==> flow/design.v <==
`timescale 1ns / 1ps
module neuron #(
    parameter DATA_WIDTH = 16,
    parameter signed [DATA_WIDTH-1:0] BIAS = 0    
)(
    input clk,
    input rst,
    input [DATA_WIDTH-1:0] data_in,       
    input [DATA_WIDTH-1:0] weight_in,     
    input data_in_valid,
    input data_in_last,                   
    output reg [DATA_WIDTH-1:0] neuron_out,
    output reg neuron_out_valid
);
    localparam SW = 2*DATA_WIDTH;
    function [SW-1:0] sat_add;
        input [SW-1:0] a;
        input [SW-1:0] b;
        reg [SW-1:0] s;
        begin
            s = a + b;
            if (!a[SW-1] && !b[SW-1] && s[SW-1])
                sat_add = {1'b0, {(SW-1){1'b1}}};
            else if (a[SW-1] && b[SW-1] && !s[SW-1])
                sat_add = {1'b1, {(SW-1){1'b0}}};
            else
                sat_add = s;
        end
    endfunction
    reg [SW-1:0] mul;
    reg mul_valid, mul_last;
    reg [SW-1:0] sum;
    reg [SW-1:0] total;
    reg total_valid;
    wire [SW-1:0] sum_next = sat_add(sum, mul);
    wire [SW-1:0] bias_q = {{2{BIAS[DATA_WIDTH-1]}}, BIAS, {(DATA_WIDTH-2){1'b0}}};
    wire [SW-1:0] biased = sat_add(total, bias_q);
    always @(posedge clk) begin
        mul <= $signed(data_in) * $signed(weight_in);
        if (rst) begin
            mul_valid <= 0;
            mul_last <= 0;
            sum <= 0;
            total <= 0;
            total_valid <= 0;
            neuron_out <= 0;
            neuron_out_valid <= 0;
        end else begin
            mul_valid <= data_in_valid;
            mul_last <= data_in_valid && data_in_last;
            total_valid <= 0;
            if (mul_valid) begin
                if (mul_last) begin
                    sum <= 0;
                    total <= sum_next;
                    total_valid <= 1;
                end else begin
                    sum <= sum_next;
                end
            end
            neuron_out_valid <= total_valid;
            if (total_valid) begin
                if (biased[SW-1:SW-3] == 3'b000 || biased[SW-1:SW-3] == 3'b111)
                    neuron_out <= biased[SW-3:DATA_WIDTH-2];
                else if (biased[SW-1])
                    neuron_out <= {1'b1, {(DATA_WIDTH-1){1'b0}}};
                else
                    neuron_out <= {1'b0, {(DATA_WIDTH-1){1'b1}}};
            end
        end
    end
endmodule
`timescale 1ns / 1ps
module Softmax #(
    parameter dataWidth = 16,         
    parameter numInputs = 4          
)(
    input clk,
    input rst,
    input [dataWidth*numInputs-1:0] in,    
    input in_valid,                        
    output reg [dataWidth*numInputs-1:0] out,  
    output reg valid,                      
    output reg [7:0] led_control           
);
localparam STAGE_IDLE = 2'b00,
           STAGE_EXP = 2'b01,
           STAGE_SUM = 2'b10,
           STAGE_NORM = 2'b11;
reg [1:0] state;
reg [dataWidth-1:0] input_array [0:numInputs-1];
reg [dataWidth-1:0] exp_values [0:numInputs-1];  
reg [dataWidth+2-1:0] sum_exp;  
reg [dataWidth-1:0] softmax_output [0:numInputs-1];
reg [1:0] max_class;
reg [4:0] shift_amt;
function [dataWidth-1:0] exp_lut;
    input [3:0] idx;
    begin
        case (idx)
            4'd0:  exp_lut = 16'h0800;  
            4'd1:  exp_lut = 16'h09D0;  
            4'd2:  exp_lut = 16'h0C20;  
            4'd3:  exp_lut = 16'h0F80;  
            4'd4:  exp_lut = 16'h1480;  
            4'd5:  exp_lut = 16'h1C80;  
            4'd6:  exp_lut = 16'h2A00;  
            4'd7:  exp_lut = 16'h4000;  
            4'd8:  exp_lut = 16'h6800;  
            4'd9:  exp_lut = 16'hAC00;  
            4'd10: exp_lut = 16'h1280;  
            4'd11: exp_lut = 16'h1F80;  
            4'd12: exp_lut = 16'h2C00;  
            4'd13: exp_lut = 16'h4C00;  
            4'd14: exp_lut = 16'h8000;  
            default: exp_lut = 16'hD800;  
        endcase
    end
endfunction
function [dataWidth-1:0] exp_function;
    input [dataWidth-1:0] x;
    reg [3:0] lut_idx;
    begin
        lut_idx = x[15:12] + 4'd8;  
        exp_function = exp_lut(lut_idx);
    end
endfunction
function [4:0] get_shift_amount;
    input [dataWidth+2-1:0] sum;
    reg [4:0] shift;
    begin
        shift = 0;
        if (sum[17:14] == 4'b0000) shift = 4;  
        else if (sum[17:15] == 3'b001) shift = 3;  
        else if (sum[17:16] == 2'b01) shift = 2;  
        else if (sum[17] == 1'b1) shift = 1;  
        else shift = 0;  
        get_shift_amount = shift;
    end
endfunction
always @(posedge clk) begin
    if (rst) begin
        state <= STAGE_IDLE;
        out <= 0;
        valid <= 0;
        led_control <= 8'b0;
        sum_exp <= 0;
        for (integer i = 0; i < numInputs; i = i + 1) begin
            input_array[i] <= 0;
            exp_values[i] <= 0;
        end
    end else begin
        valid <= 0;
        case (state)
            STAGE_IDLE: begin
                if (in_valid) begin
                    input_array[0] <= in[15:0];
                    input_array[1] <= in[31:16];
                    input_array[2] <= in[47:32];
                    input_array[3] <= in[63:48];
                    state <= STAGE_EXP;
                end
            end
            STAGE_EXP: begin
                exp_values[0] <= exp_function(input_array[0]);
                exp_values[1] <= exp_function(input_array[1]);
                exp_values[2] <= exp_function(input_array[2]);
                exp_values[3] <= exp_function(input_array[3]);
                state <= STAGE_SUM;
            end
            STAGE_SUM: begin
                sum_exp <= exp_values[0] + exp_values[1] + exp_values[2] + exp_values[3];
                state <= STAGE_NORM;
            end
            STAGE_NORM: begin
                shift_amt = get_shift_amount(sum_exp);
                softmax_output[0] = exp_values[0] >> shift_amt;
                softmax_output[1] = exp_values[1] >> shift_amt;
                softmax_output[2] = exp_values[2] >> shift_amt;
                softmax_output[3] = exp_values[3] >> shift_amt;
                out <= {softmax_output[3], softmax_output[2], softmax_output[1], softmax_output[0]};
                max_class = 0;
                if (softmax_output[1] > softmax_output[max_class]) max_class = 1;
                if (softmax_output[2] > softmax_output[max_class]) max_class = 2;
                if (softmax_output[3] > softmax_output[max_class]) max_class = 3;
                case (max_class)
                    2'b00: led_control <= 8'b00000001;  
                    2'b01: led_control <= 8'b00000010;  
                    2'b10: led_control <= 8'b00000100;  
                    2'b11: led_control <= 8'b00001000;  
                    default: led_control <= 8'b00000000;
                endcase
                valid <= 1;
                state <= STAGE_IDLE;
            end
        endcase
    end
end
endmodule
`timescale 1ns / 1ps
module fc_head #(
    parameter DATA_WIDTH = 16,
    parameter NUM_INPUTS = 1024,
    parameter NUM_OUTPUTS = 4
)(
    input clk,
    input rst,
    input [DATA_WIDTH-1:0] myinput,
    input [DATA_WIDTH*NUM_OUTPUTS-1:0] myweights,
    input myinputValid,
    output [DATA_WIDTH*NUM_OUTPUTS-1:0] softmax_out,
    output softmax_valid,
    output [7:0] led_control,
    output [DATA_WIDTH*NUM_OUTPUTS-1:0] logits
);
    reg [$clog2(NUM_INPUTS)-1:0] input_count;
    reg [DATA_WIDTH-1:0] input_d;
    reg input_valid_d, input_last_d;
    reg [DATA_WIDTH*NUM_OUTPUTS-1:0] weights;
    always @(posedge clk) begin
        input_d <= myinput;
        weights <= myweights;
        if (rst) begin
            input_count <= 0;
            input_valid_d <= 0;
            input_last_d <= 0;
        end else begin
            input_valid_d <= myinputValid;
            input_last_d <= myinputValid && (input_count == NUM_INPUTS-1);
            if (myinputValid)
                input_count <= input_count + 1;
        end
    end
    wire [NUM_OUTPUTS-1:0] neuron_valid;
    localparam [DATA_WIDTH*NUM_OUTPUTS-1:0] BIASES = {16'h003C, 16'h0001, 16'hFFD1, 16'h0006};
    genvar i;
    generate
        for (i = 0; i < NUM_OUTPUTS; i = i + 1) begin : output_layer
            neuron #(
                .DATA_WIDTH(DATA_WIDTH),
                .BIAS(BIASES[(i+1)*DATA_WIDTH-1 -: DATA_WIDTH])
            ) neuron_output (
                .clk(clk),
                .rst(rst),
                .data_in(input_d),
                .weight_in(weights[(i+1)*DATA_WIDTH-1 -: DATA_WIDTH]),
                .data_in_valid(input_valid_d),
                .data_in_last(input_last_d),
                .neuron_out(logits[(i+1)*DATA_WIDTH-1 -: DATA_WIDTH]),
                .neuron_out_valid(neuron_valid[i])
            );
        end
    endgenerate
    Softmax #(
        .dataWidth(DATA_WIDTH),
        .numInputs(NUM_OUTPUTS)
    ) softmax_inst (
        .clk(clk),
        .rst(rst),
        .in(logits),
        .in_valid(neuron_valid[0]),
        .out(softmax_out),
        .valid(softmax_valid),
        .led_control(led_control)
    );
endmodule
--- tool output ---
== Tool chain data of fc_head ==
Module fc_head before and after one edit of its RTL, step after step.
Lines under "original" count in the file above, lines under "edited" in the edited file.
"difference": "edited" minus "original" as printed here.
Cell names lack the library's common part.
A cell with -- has no value.

* Top module: fc_head
* Clock: clk
* Standard-cell library: sky130hd
* Library corner: tt_025C_1v80

== The edit ==
The edit as a unified diff against the file above.
The edited RTL no longer does the same as the RTL above: the edit was made by script, with no optimisation intended.

<pre>
@@ -178,5 +178,5 @@
                 softmax_output[1] = exp_values[1] >> shift_amt;
                 softmax_output[2] = exp_values[2] >> shift_amt;
-                softmax_output[3] = exp_values[3] >> shift_amt;
+                softmax_output[3] = exp_values[3] << shift_amt;
                 out <= {softmax_output[3], softmax_output[2], softmax_output[1], softmax_output[0]};
                 max_class = 0;
</pre>

== Word level ==
Source: Yosys, flattened and elaborated. Widths are those after wreduce. Registers that Yosys merges into a memory's read port (data or address) are not register bits. Print and check cells do not count. Equal cells are merged and count once.
Yosys's memory passes give these memory sizes; they may raise the number of words (mostly to a power of two), join words into wider ones and drop unused or constant bits.

{| class="wikitable"
|+ Operators by class
! item !! original !! edited !! difference
|-
| bitwise gates (word level) || 1 || 1 || 0
|-
| reduce/logical cells || 56 || 56 || 0
|-
| add/subtract/negate cells || 16 || 16 || 0
|-
| multiply operators || 4 || 4 || 0
|-
| shift-type cells || 4 || 4 || 0
|-
| equality and inequality tests || 20 || 20 || 0
|-
| muxes and demuxes || 52 || 52 || 0
|-
| magnitude comparators || 3 || 3 || 0
|}

{| class="wikitable"
|+ Operators with widths
! kind !! original !! edited !! difference
|-
| 16-bit by 5-bit >> shifter with 16-bit output || 4 || 3 || -1
|-
| 16-bit by 5-bit << shifter with 16-bit output || 0 || 1 || +1
|-
| 1-bit logical AND || 22 || 22 || 0
|-
| 1-bit logical NOT || 16 || 16 || 0
|-
| 32-bit 2-to-1 mux || 16 || 16 || 0
|-
| 16-bit 2-to-1 mux || 14 || 14 || 0
|-
| 2-bit 2-to-1 mux || 9 || 9 || 0
|-
| 2-bit equality test with constant B || 8 || 8 || 0
|-
| 2-bit by 1-bit equality test with 1-bit output with constant B || 5 || 5 || 0
|-
| 5-bit 2-to-1 mux || 5 || 5 || 0
|-
| 32-bit adder || 4 || 4 || 0
|-
| 4-bit adder with constant B || 4 || 4 || 0
|-
| 3-bit equality test with constant B || 4 || 4 || 0
|-
| 2-bit logical NOT || 4 || 4 || 0
|-
| 3-bit logical NOT || 4 || 4 || 0
|-
| 1-bit logical OR || 4 || 4 || 0
|-
| 16-bit by 16-bit multiplier with 32-bit output || 4 || 4 || 0
|-
| 1-bit 2-to-1 mux || 4 || 4 || 0
|-
| 16-bit greater-than comparator || 3 || 3 || 0
|-
| 2-bit AND reduction || 3 || 3 || 0
|-
| 18-bit by 16-bit adder with 18-bit output || 2 || 2 || 0
|-
| 16-bit case mux with 4-bit select || 2 || 2 || 0
|-
| 10-bit by 1-bit adder with 10-bit output with constant B || 1 || 1 || 0
|-
| 16-bit by 16-bit adder with 17-bit output || 1 || 1 || 0
|-
| 32-bit by 15-bit adder with 32-bit output with constant B || 1 || 1 || 0
|-
| 32-bit by 17-bit adder with 32-bit output with constant B || 1 || 1 || 0
|-
| 32-bit by 20-bit adder with 32-bit output with constant B || 1 || 1 || 0
|-
| 32-bit adder with constant B || 1 || 1 || 0
|}

The list need not be complete.

{| class="wikitable"
|+ Bit counts
! item !! original !! edited !! difference
|-
| word width x clocked read ports || 48 || 48 || 0
|-
| memories kept || 4 || 4 || 0
|-
| input bits || 83 || 83 || 0
|-
| flip-flop bits (word level) || 765 || 765 || 0
|-
| word-level cells || 198 || 198 || 0
|-
| memory bits (read-only) || 768 || 768 || 0
|}

{| class="wikitable"
|+ Memory list
! item !! original !! edited
|-
| shape (words x width / read and write ports) || 16x12 r1 w0; 16x12 r1 w0; 16x12 r1 w0; 16x12 r1 w0 || 16x12 r1 w0; 16x12 r1 w0; 16x12 r1 w0; 16x12 r1 w0
|}

== Logic depth ==
Yosys ltp: most cells in a row. Word level: on the elaborated netlist, between registers, memories and ports. Mapped: between sequential cells and ports; inverters and the memories' decode and read muxes count.

{| class="wikitable"
|+ Logic depth
! item !! original !! edited !! difference
|-
| depth in word-level cells || 31 || 31 || 0
|-
| ABC_AREA || 0 || 0 || --
|-
| mapped depth || 42 || 44 || +2
|}

== Netlist ==
Yosys stat after the flow's synthesis: flattened, memories mapped to cells. It holds for the ABC_AREA given above (unset counts as 0); a run with the other value may have another netlist.

{| class="wikitable"
|+ Cell types
! type !! original !! edited !! difference
|-
| o21ai_1 || 0 || 53 || +53
|-
| o21ai_0 || 267 || 245 || -22
|-
| nand2_1 || 1,024 || 1,004 || -20
|-
| inv_1 || 1,269 || 1,251 || -18
|-
| a21o_1 || 107 || 122 || +15
|-
| mux2_2 || 15 || 0 || -15
|-
| o21a_1 || 62 || 48 || -14
|-
| and3_1 || 30 || 43 || +13
|-
| clkbuf_1 || 350 || 338 || -12
|-
| nor2_1 || 440 || 451 || +11
|-
| mux2i_1 || 120 || 109 || -11
|-
| xnor2_1 || 207 || 217 || +10
|-
| o21bai_1 || 41 || 31 || -10
|-
| o2111ai_1 || 3 || 13 || +10
|-
| nand4_1 || 27 || 36 || +9
|-
| a21oi_1 || 445 || 453 || +8
|-
| a311oi_1 || 16 || 8 || -8
|-
| nand2b_1 || 128 || 135 || +7
|}

The list need not be complete.

{| class="wikitable"
|+ Synthesis totals
! item !! original !! edited !! difference
|-
| mapped cells || 8,052 || 8,039 || -13
|-
| sequential part of the area (um2) || 12,512.0 || 12,431.9 || -80.1
|-
| buffers || 378 || 376 || -2
|-
| cell area after synthesis (um2) || 70,651.5 || 70,378.7 || -272.8
|-
| mapped flip-flops || 625 || 621 || -4
|}

The figures by module come from a second, unflattened synthesis with its own total; it is not the netlist above.

{| class="wikitable"
|+ Unflattened totals
! item !! original !! edited !! difference
|-
| cells (unflattened synthesis) || 8,236 || 8,235 || -1
|-
| area (unflattened synthesis) (um2) || 72,570.9 || 72,354.4 || -216.5
|}

Rows give one instance, submodules left out.

{| class="wikitable"
|+ Modules, original
! module !! instances !! area (um2) !! sequential area (um2) !! cells
|-
| neuron || 1 || 15,302.2 || 2,042.0 || 1,742
|-
| neuron || 1 || 15,237.1 || 2,042.0 || 1,749
|-
| neuron || 1 || 15,199.6 || 2,042.0 || 1,709
|-
| neuron || 1 || 15,059.4 || 2,042.0 || 1,723
|-
| Softmax || 1 || 9,676.8 || 2,742.6 || 1,180
|-
| fc_head || 1 || 2,095.8 || 1,841.8 || 133
|}

{| class="wikitable"
|+ Modules, edited
! module !! instances !! area (um2) !! sequential area (um2) !! cells
|-
| neuron || 1 || 15,302.2 || 2,042.0 || 1,742
|-
| neuron || 1 || 15,237.1 || 2,042.0 || 1,749
|-
| neuron || 1 || 15,199.6 || 2,042.0 || 1,709
|-
| neuron || 1 || 15,059.4 || 2,042.0 || 1,723
|-
| Softmax || 1 || 9,460.3 || 2,662.6 || 1,179
|-
| fc_head || 1 || 2,095.8 || 1,841.8 || 133
|}

== Worst setup path after synthesis ==
Path of least setup slack by OpenSTA after synthesis, without wires, with an ideal clock, recovery checks aside; 20% of the period is set as input and as output delay. Where synthesis merged equal registers, the netlist keeps one of their names.

{| class="wikitable"
|+ Path after synthesis
! item !! original !! edited !! difference
|-
| path type || register -> register || register -> register || --
|-
| start || register softmax_inst.sum_exp[16] || register softmax_inst.sum_exp[16] || --
|-
| end || register softmax_inst.led_control[1] || register softmax_inst.led_control[3] || --
|-
| required time (ns) || 7.883 || 7.883 || 0.000
|-
| clock period (ns) || 8.0 || 8.0 || 0.0
|-
| setup slack (ns) || 0.332 || 1.243 || +0.911
|-
| buffers on the path || 6 || 5 || -1
|-
| path delay (ns) || 7.667 || 6.757 || -0.910
|-
| arrival time (ns) || 7.550 || 6.640 || -0.910
|-
| time at the first pin (ns) || 0.000 || 0.000 || 0.000
|-
| stages || 40 || 36 || -4
|-
| setup time (ns) || 0.117 || 0.117 || 0.000
|-
| synthesis period reached (ns) || 7.668 || 6.757 || -0.911
|}

"path delay" = arrival - input delay + setup time.
"stages" counts driving pins, that of a launching flip-flop among them; a cell with two outputs on the path counts twice.
"synthesis period reached" is the clock period less the worst setup slack; recovery checks do not enter. This is arithmetic on one report: input and output delays are still those of the set period (20% each).
Between the ends stands the longest chain of elaborated cells between them, by number of cells; it is not shown to be the way that was timed. Of several equally long chains one is given.
Each line given opens the expression or statement behind the cell; cells for indexed reads and writes are added by Yosys, which also makes memories of some case tables.
A register here has more assigning lines than the two given.

Between the ends, after synthesis, original:
* Path through: dfxtp_1 -> buf_4 -> clkbuf_1 -> nor2_1 -> or2_2 -> clkbuf_1 -> clkbuf_1 -> nand2_1 -> nand3_1 -> a31oi_1 -> inv_1 -> ha_1 -> and4_1 -> nand2_1 -> o41a_1 -> o31ai_2 -> a21oi_2 -> a41oi_4 -> (+4 left out) -> a21o_1 -> a21oi_1 -> nor2_1 -> a211o_1 -> o2111ai_1 -> nand2_1 -> clkbuf_1 -> mux2_2 -> ha_1 -> nor2b_1 -> o21ai_0 -> nand2b_1 -> a21oi_1 -> o21ai_0 -> a31oi_1 -> o31a_1 -> o21a_1 -> a32o_1
* Cells in the longest elaborated chain: 31

{| class="wikitable"
|+ Ends and longest elaborated chain, after synthesis, original
! item !! line !! source
|-
| start, declared || 93 || <nowiki>reg [dataWidth+2-1:0] sum_exp;</nowiki>
|-
| start, assigned || 147 || <nowiki>sum_exp <= 0;</nowiki>
|-
| start, assigned || 172 || <nowiki>sum_exp <= exp_values[0] + exp_values[1] + exp_values[2] + exp_values[3];</nowiki>
|-
| 2-bit by 1-bit equality test with 1-bit output || 135 || <nowiki>else if (sum[17:16] == 2'b01) shift = 2;</nowiki>
|-
| 5-bit 2-to-1 mux || 135 ||
|-
| 5-bit 2-to-1 mux || 134 || <nowiki>else if (sum[17:15] == 3'b001) shift = 3;</nowiki>
|-
| 5-bit 2-to-1 mux || 133 || <nowiki>if (sum[17:14] == 4'b0000) shift = 4;</nowiki>
|-
| 5-bit 2-to-1 mux || 154 || <nowiki>case (state)</nowiki>
|-
| 5-bit 2-to-1 mux || 142 || <nowiki>if (rst) begin</nowiki>
|-
| 16-bit by 5-bit >> shifter with 16-bit output || 177 || <nowiki>softmax_output[0] = exp_values[0] >> shift_amt;</nowiki>
|-
| (+17 left out) || -- ||
|-
| 16-bit 2-to-1 mux || 142 ||
|-
| 16-bit greater-than comparator || 185 || <nowiki>if (softmax_output[3] > softmax_output[max_class]) max_class = 3;</nowiki>
|-
| 2-bit 2-to-1 mux || 185 ||
|-
| 2-bit 2-to-1 mux || 154 ||
|-
| 2-bit 2-to-1 mux || 142 ||
|-
| 2-bit equality test || 186 || <nowiki>case (max_class)</nowiki>
|-
| 8-bit case mux with 4-bit select || 186 ||
|-
| end, assigned || 187 || <nowiki>2'b00: led_control <= 8'b00000001;</nowiki>
|-
| end, assigned || 188 || <nowiki>2'b01: led_control <= 8'b00000010;</nowiki>
|-
| end, declared || 84 || <nowiki>output reg [7:0] led_control</nowiki>
|}

Between the ends, after synthesis, edited:
* Path through: dfxtp_1 -> buf_4 -> o21ba_1 -> buf_6 -> clkbuf_1 -> mux2i_1 -> nand2_1 -> and3_1 -> a21oi_1 -> inv_1 -> ha_1 -> and4_1 -> and2_1 -> nand3_1 -> or3b_1 -> o22a_1 -> buf_6 -> mux2_4 -> ha_1 -> a21o_1 -> a21o_1 -> a21oi_1 -> o21ai_0 -> a311o_1 -> o211ai_1 -> clkinv_1 -> clkbuf_1 -> o21a_1 -> ha_1 -> nand4_1 -> or2_2 -> nor2_1 -> nand3b_1 -> nor3_1 -> mux2i_1 -> a22o_1
* Cells in the longest elaborated chain: 31

{| class="wikitable"
|+ Ends and longest elaborated chain, after synthesis, edited
! item !! line !! source
|-
| start, declared || 93 || <nowiki>reg [dataWidth+2-1:0] sum_exp;</nowiki>
|-
| start, assigned || 147 || <nowiki>sum_exp <= 0;</nowiki>
|-
| start, assigned || 172 || <nowiki>sum_exp <= exp_values[0] + exp_values[1] + exp_values[2] + exp_values[3];</nowiki>
|-
| 2-bit by 1-bit equality test with 1-bit output || 135 || <nowiki>else if (sum[17:16] == 2'b01) shift = 2;</nowiki>
|-
| 5-bit 2-to-1 mux || 135 ||
|-
| 5-bit 2-to-1 mux || 134 || <nowiki>else if (sum[17:15] == 3'b001) shift = 3;</nowiki>
|-
| 5-bit 2-to-1 mux || 133 || <nowiki>if (sum[17:14] == 4'b0000) shift = 4;</nowiki>
|-
| 5-bit 2-to-1 mux || 154 || <nowiki>case (state)</nowiki>
|-
| 5-bit 2-to-1 mux || 142 || <nowiki>if (rst) begin</nowiki>
|-
| 16-bit by 5-bit >> shifter with 16-bit output || 177 || <nowiki>softmax_output[0] = exp_values[0] >> shift_amt;</nowiki>
|-
| (+17 left out) || -- ||
|-
| 16-bit 2-to-1 mux || 142 ||
|-
| 16-bit greater-than comparator || 185 || <nowiki>if (softmax_output[3] > softmax_output[max_class]) max_class = 3;</nowiki>
|-
| 2-bit 2-to-1 mux || 185 ||
|-
| 2-bit 2-to-1 mux || 154 ||
|-
| 2-bit 2-to-1 mux || 142 ||
|-
| 2-bit equality test || 186 || <nowiki>case (max_class)</nowiki>
|-
| 8-bit case mux with 4-bit select || 186 ||
|-
| end, assigned || 187 || <nowiki>2'b00: led_control <= 8'b00000001;</nowiki>
|-
| end, assigned || 188 || <nowiki>2'b01: led_control <= 8'b00000010;</nowiki>
|-
| end, declared || 84 || <nowiki>output reg [7:0] led_control</nowiki>
|}

== Worst path after layout ==
From the final timing report of the runs of pair A: the path of least setup slack in the routed layout; clock arrival at registers is part of the times.

{| class="wikitable"
|+ Path post-layout
! item !! original !! edited !! difference
|-
| path type || register -> register || register -> register || --
|-
| start || register softmax_inst.sum_exp[15] || register softmax_inst.sum_exp[17] || --
|-
| end || register softmax_inst.led_control[0] || register softmax_inst.led_control[3] || --
|-
| setup time (ns) || 0.07 || 0.11 || +0.04
|-
| time at the first pin (ns) || 0.70 || 0.75 || +0.05
|-
| stages || 36 || 33 || -3
|-
| buffers on the path || 4 || 2 || -2
|-
| setup slack (ns) || 0.53 || 0.47 || -0.06
|-
| arrival time (ns) || 8.09 || 8.13 || +0.04
|-
| required time (ns) || 8.62 || 8.60 || -0.02
|-
| clock period (ns) || 8.0 || 8.0 || 0.0
|}

Between the ends stands the longest chain of elaborated cells between them, by number of cells; it is not shown to be the way that was timed. Of several equally long chains one is given.
A register here has more assigning lines than the two given.

Between the ends, post-layout, original:
* Path through: dfxtp_1 -> buf_4 -> nor4_4 -> buf_4 -> mux2i_1 -> inv_1 -> ha_1 -> a21o_1 -> maj3_1 -> a31oi_1 -> nand3_1 -> a21oi_2 -> a41oi_4 -> buf_4 -> mux2_2 -> ha_1 -> a21o_1 -> a21o_1 -> a21oi_1 -> nor2_1 -> a211o_1 -> o2111ai_1 -> nand2_2 -> buf_4 -> o21a_1 -> ha_1 -> a21o_1 -> a21o_1 -> a21oi_1 -> o21ai_0 -> a21o_1 -> a21oi_1 -> o31a_1 -> o21a_1 -> nand2_1 -> o21ai_0
* Cells in the longest elaborated chain: 30

{| class="wikitable"
|+ Ends and longest elaborated chain, post-layout, original
! item !! line !! source
|-
| start, declared || 93 || <nowiki>reg [dataWidth+2-1:0] sum_exp;</nowiki>
|-
| start, assigned || 147 || <nowiki>sum_exp <= 0;</nowiki>
|-
| start, assigned || 172 || <nowiki>sum_exp <= exp_values[0] + exp_values[1] + exp_values[2] + exp_values[3];</nowiki>
|-
| 3-bit by 1-bit equality test with 1-bit output || 134 || <nowiki>else if (sum[17:15] == 3'b001) shift = 3;</nowiki>
|-
| 5-bit 2-to-1 mux || 134 ||
|-
| 5-bit 2-to-1 mux || 133 || <nowiki>if (sum[17:14] == 4'b0000) shift = 4;</nowiki>
|-
| 5-bit 2-to-1 mux || 154 || <nowiki>case (state)</nowiki>
|-
| 5-bit 2-to-1 mux || 142 || <nowiki>if (rst) begin</nowiki>
|-
| 16-bit by 5-bit >> shifter with 16-bit output || 177 || <nowiki>softmax_output[0] = exp_values[0] >> shift_amt;</nowiki>
|-
| 16-bit 2-to-1 mux || 154 ||
|-
| (+16 left out) || -- ||
|-
| 16-bit 2-to-1 mux || 142 ||
|-
| 16-bit greater-than comparator || 185 || <nowiki>if (softmax_output[3] > softmax_output[max_class]) max_class = 3;</nowiki>
|-
| 2-bit 2-to-1 mux || 185 ||
|-
| 2-bit 2-to-1 mux || 154 ||
|-
| 2-bit 2-to-1 mux || 142 ||
|-
| 2-bit equality test || 186 || <nowiki>case (max_class)</nowiki>
|-
| 8-bit case mux with 4-bit select || 186 ||
|-
| end, assigned || 187 || <nowiki>2'b00: led_control <= 8'b00000001;</nowiki>
|-
| end, assigned || 188 || <nowiki>2'b01: led_control <= 8'b00000010;</nowiki>
|-
| end, declared || 84 || <nowiki>output reg [7:0] led_control</nowiki>
|}

Between the ends, post-layout, edited:
* Path through: dfxtp_1 -> o21ba_2 -> buf_4 -> mux2i_1 -> nand2_1 -> and3_1 -> a21oi_1 -> buf_4 -> inv_1 -> ha_1 -> and4_1 -> and2_1 -> nand3_1 -> or3b_1 -> o22a_1 -> mux2_4 -> ha_1 -> a21o_1 -> a21o_1 -> a21oi_1 -> o21ai_0 -> a311o_1 -> o211ai_1 -> clkinvlp_4 -> o21a_1 -> ha_1 -> nand4_1 -> or2_2 -> nor2_1 -> nand3b_1 -> nor3_1 -> mux2i_1 -> a22o_1
* Cells in the longest elaborated chain: 31

{| class="wikitable"
|+ Ends and longest elaborated chain, post-layout, edited
! item !! line !! source
|-
| start, declared || 93 || <nowiki>reg [dataWidth+2-1:0] sum_exp;</nowiki>
|-
| start, assigned || 147 || <nowiki>sum_exp <= 0;</nowiki>
|-
| start, assigned || 172 || <nowiki>sum_exp <= exp_values[0] + exp_values[1] + exp_values[2] + exp_values[3];</nowiki>
|-
| 1-bit 2-to-1 mux || 136 || <nowiki>else if (sum[17] == 1'b1) shift = 1;</nowiki>
|-
| 5-bit 2-to-1 mux || 135 || <nowiki>else if (sum[17:16] == 2'b01) shift = 2;</nowiki>
|-
| 5-bit 2-to-1 mux || 134 || <nowiki>else if (sum[17:15] == 3'b001) shift = 3;</nowiki>
|-
| 5-bit 2-to-1 mux || 133 || <nowiki>if (sum[17:14] == 4'b0000) shift = 4;</nowiki>
|-
| 5-bit 2-to-1 mux || 154 || <nowiki>case (state)</nowiki>
|-
| 5-bit 2-to-1 mux || 142 || <nowiki>if (rst) begin</nowiki>
|-
| 16-bit by 5-bit >> shifter with 16-bit output || 177 || <nowiki>softmax_output[0] = exp_values[0] >> shift_amt;</nowiki>
|-
| (+17 left out) || -- ||
|-
| 16-bit 2-to-1 mux || 142 ||
|-
| 16-bit greater-than comparator || 185 || <nowiki>if (softmax_output[3] > softmax_output[max_class]) max_class = 3;</nowiki>
|-
| 2-bit 2-to-1 mux || 185 ||
|-
| 2-bit 2-to-1 mux || 154 ||
|-
| 2-bit 2-to-1 mux || 142 ||
|-
| 2-bit equality test || 186 || <nowiki>case (max_class)</nowiki>
|-
| 8-bit case mux with 4-bit select || 186 ||
|-
| end, assigned || 187 || <nowiki>2'b00: led_control <= 8'b00000001;</nowiki>
|-
| end, assigned || 188 || <nowiki>2'b01: led_control <= 8'b00000010;</nowiki>
|-
| end, declared || 84 || <nowiki>output reg [7:0] led_control</nowiki>
|}

== Measured runs ==
Both versions went through the flow (Yosys, OpenROAD) with the same settings in each pair. Constraints: input delay and output delay 20% of the set period each, output load 0.01 pF.

Settings, pair A:
* CORE_UTILIZATION: 40
* period_ns: 8.0
* CAP_MARGIN: 20
* CORE_MARGIN: 2
* SLEW_MARGIN: 20

{| class="wikitable"
|+ Results, pair A
! item !! original !! edited !! difference
|-
| worst setup slack after layout (ns) || 0.528 || 0.474 || -0.054
|-
| std-cell area (final layout) (um2) || 78,029.8 || 77,734.6 || -295.2
|-
| area of the die (um2) || 180,005.0 || 179,318.0 || -687.0
|-
| lowest hold slack (ns) || 0.459 || 0.446 || -0.013
|-
| setup total negative slack (ns) || 0.000 || 0.000 || 0.000
|-
| Yosys chip area after synthesis (um2) || 70,651.5 || 70,378.7 || -272.8
|-
| post-layout utilization (%) || 44.4 || 44.6 || +0.2
|-
| clock period achieved (ns) || 7.472 || 7.526 || +0.054
|}

Settings, pair B:
* ABC_AREA: 0
* CELL_PAD_IN_SITES_DETAIL_PLACEMENT: 2
* CELL_PAD_IN_SITES_GLOBAL_PLACEMENT: 2
* CORE_MARGIN: 2
* CORE_UTILIZATION: 38
* CTS_CLUSTER_DIAMETER: 222
* CTS_CLUSTER_SIZE: 87
* GPL_TIMING_DRIVEN: 1
* HOLD_SLACK_MARGIN: 0.26
* PLACE_DENSITY_LB_ADDON: 0.04
* SETUP_SLACK_MARGIN: 0.74
* period_ns: 8.85
* CAP_MARGIN: 20
* SLEW_MARGIN: 20

{| class="wikitable"
|+ Results, pair B
! item !! original !! edited !! difference
|-
| worst setup slack after layout (ns) || 1.123 || 1.267 || +0.144
|-
| std-cell area (final layout) (um2) || 76,150.5 || 75,796.4 || -354.1
|-
| area of the die (um2) || 189,390.0 || 188,664.0 || -726.0
|-
| lowest hold slack (ns) || 0.471 || 0.483 || +0.012
|-
| setup total negative slack (ns) || 0.000 || 0.000 || 0.000
|-
| Yosys chip area after synthesis (um2) || 70,651.5 || 70,378.7 || -272.8
|-
| post-layout utilization (%) || 41.2 || 41.3 || +0.1
|-
| clock period achieved (ns) || 7.727 || 7.583 || -0.144
|}

"clock period achieved" is the run's clock period less its worst setup slack. It is reckoned from that one timing run; input and output delays stay at 20% of the period that was set.
--- end ---
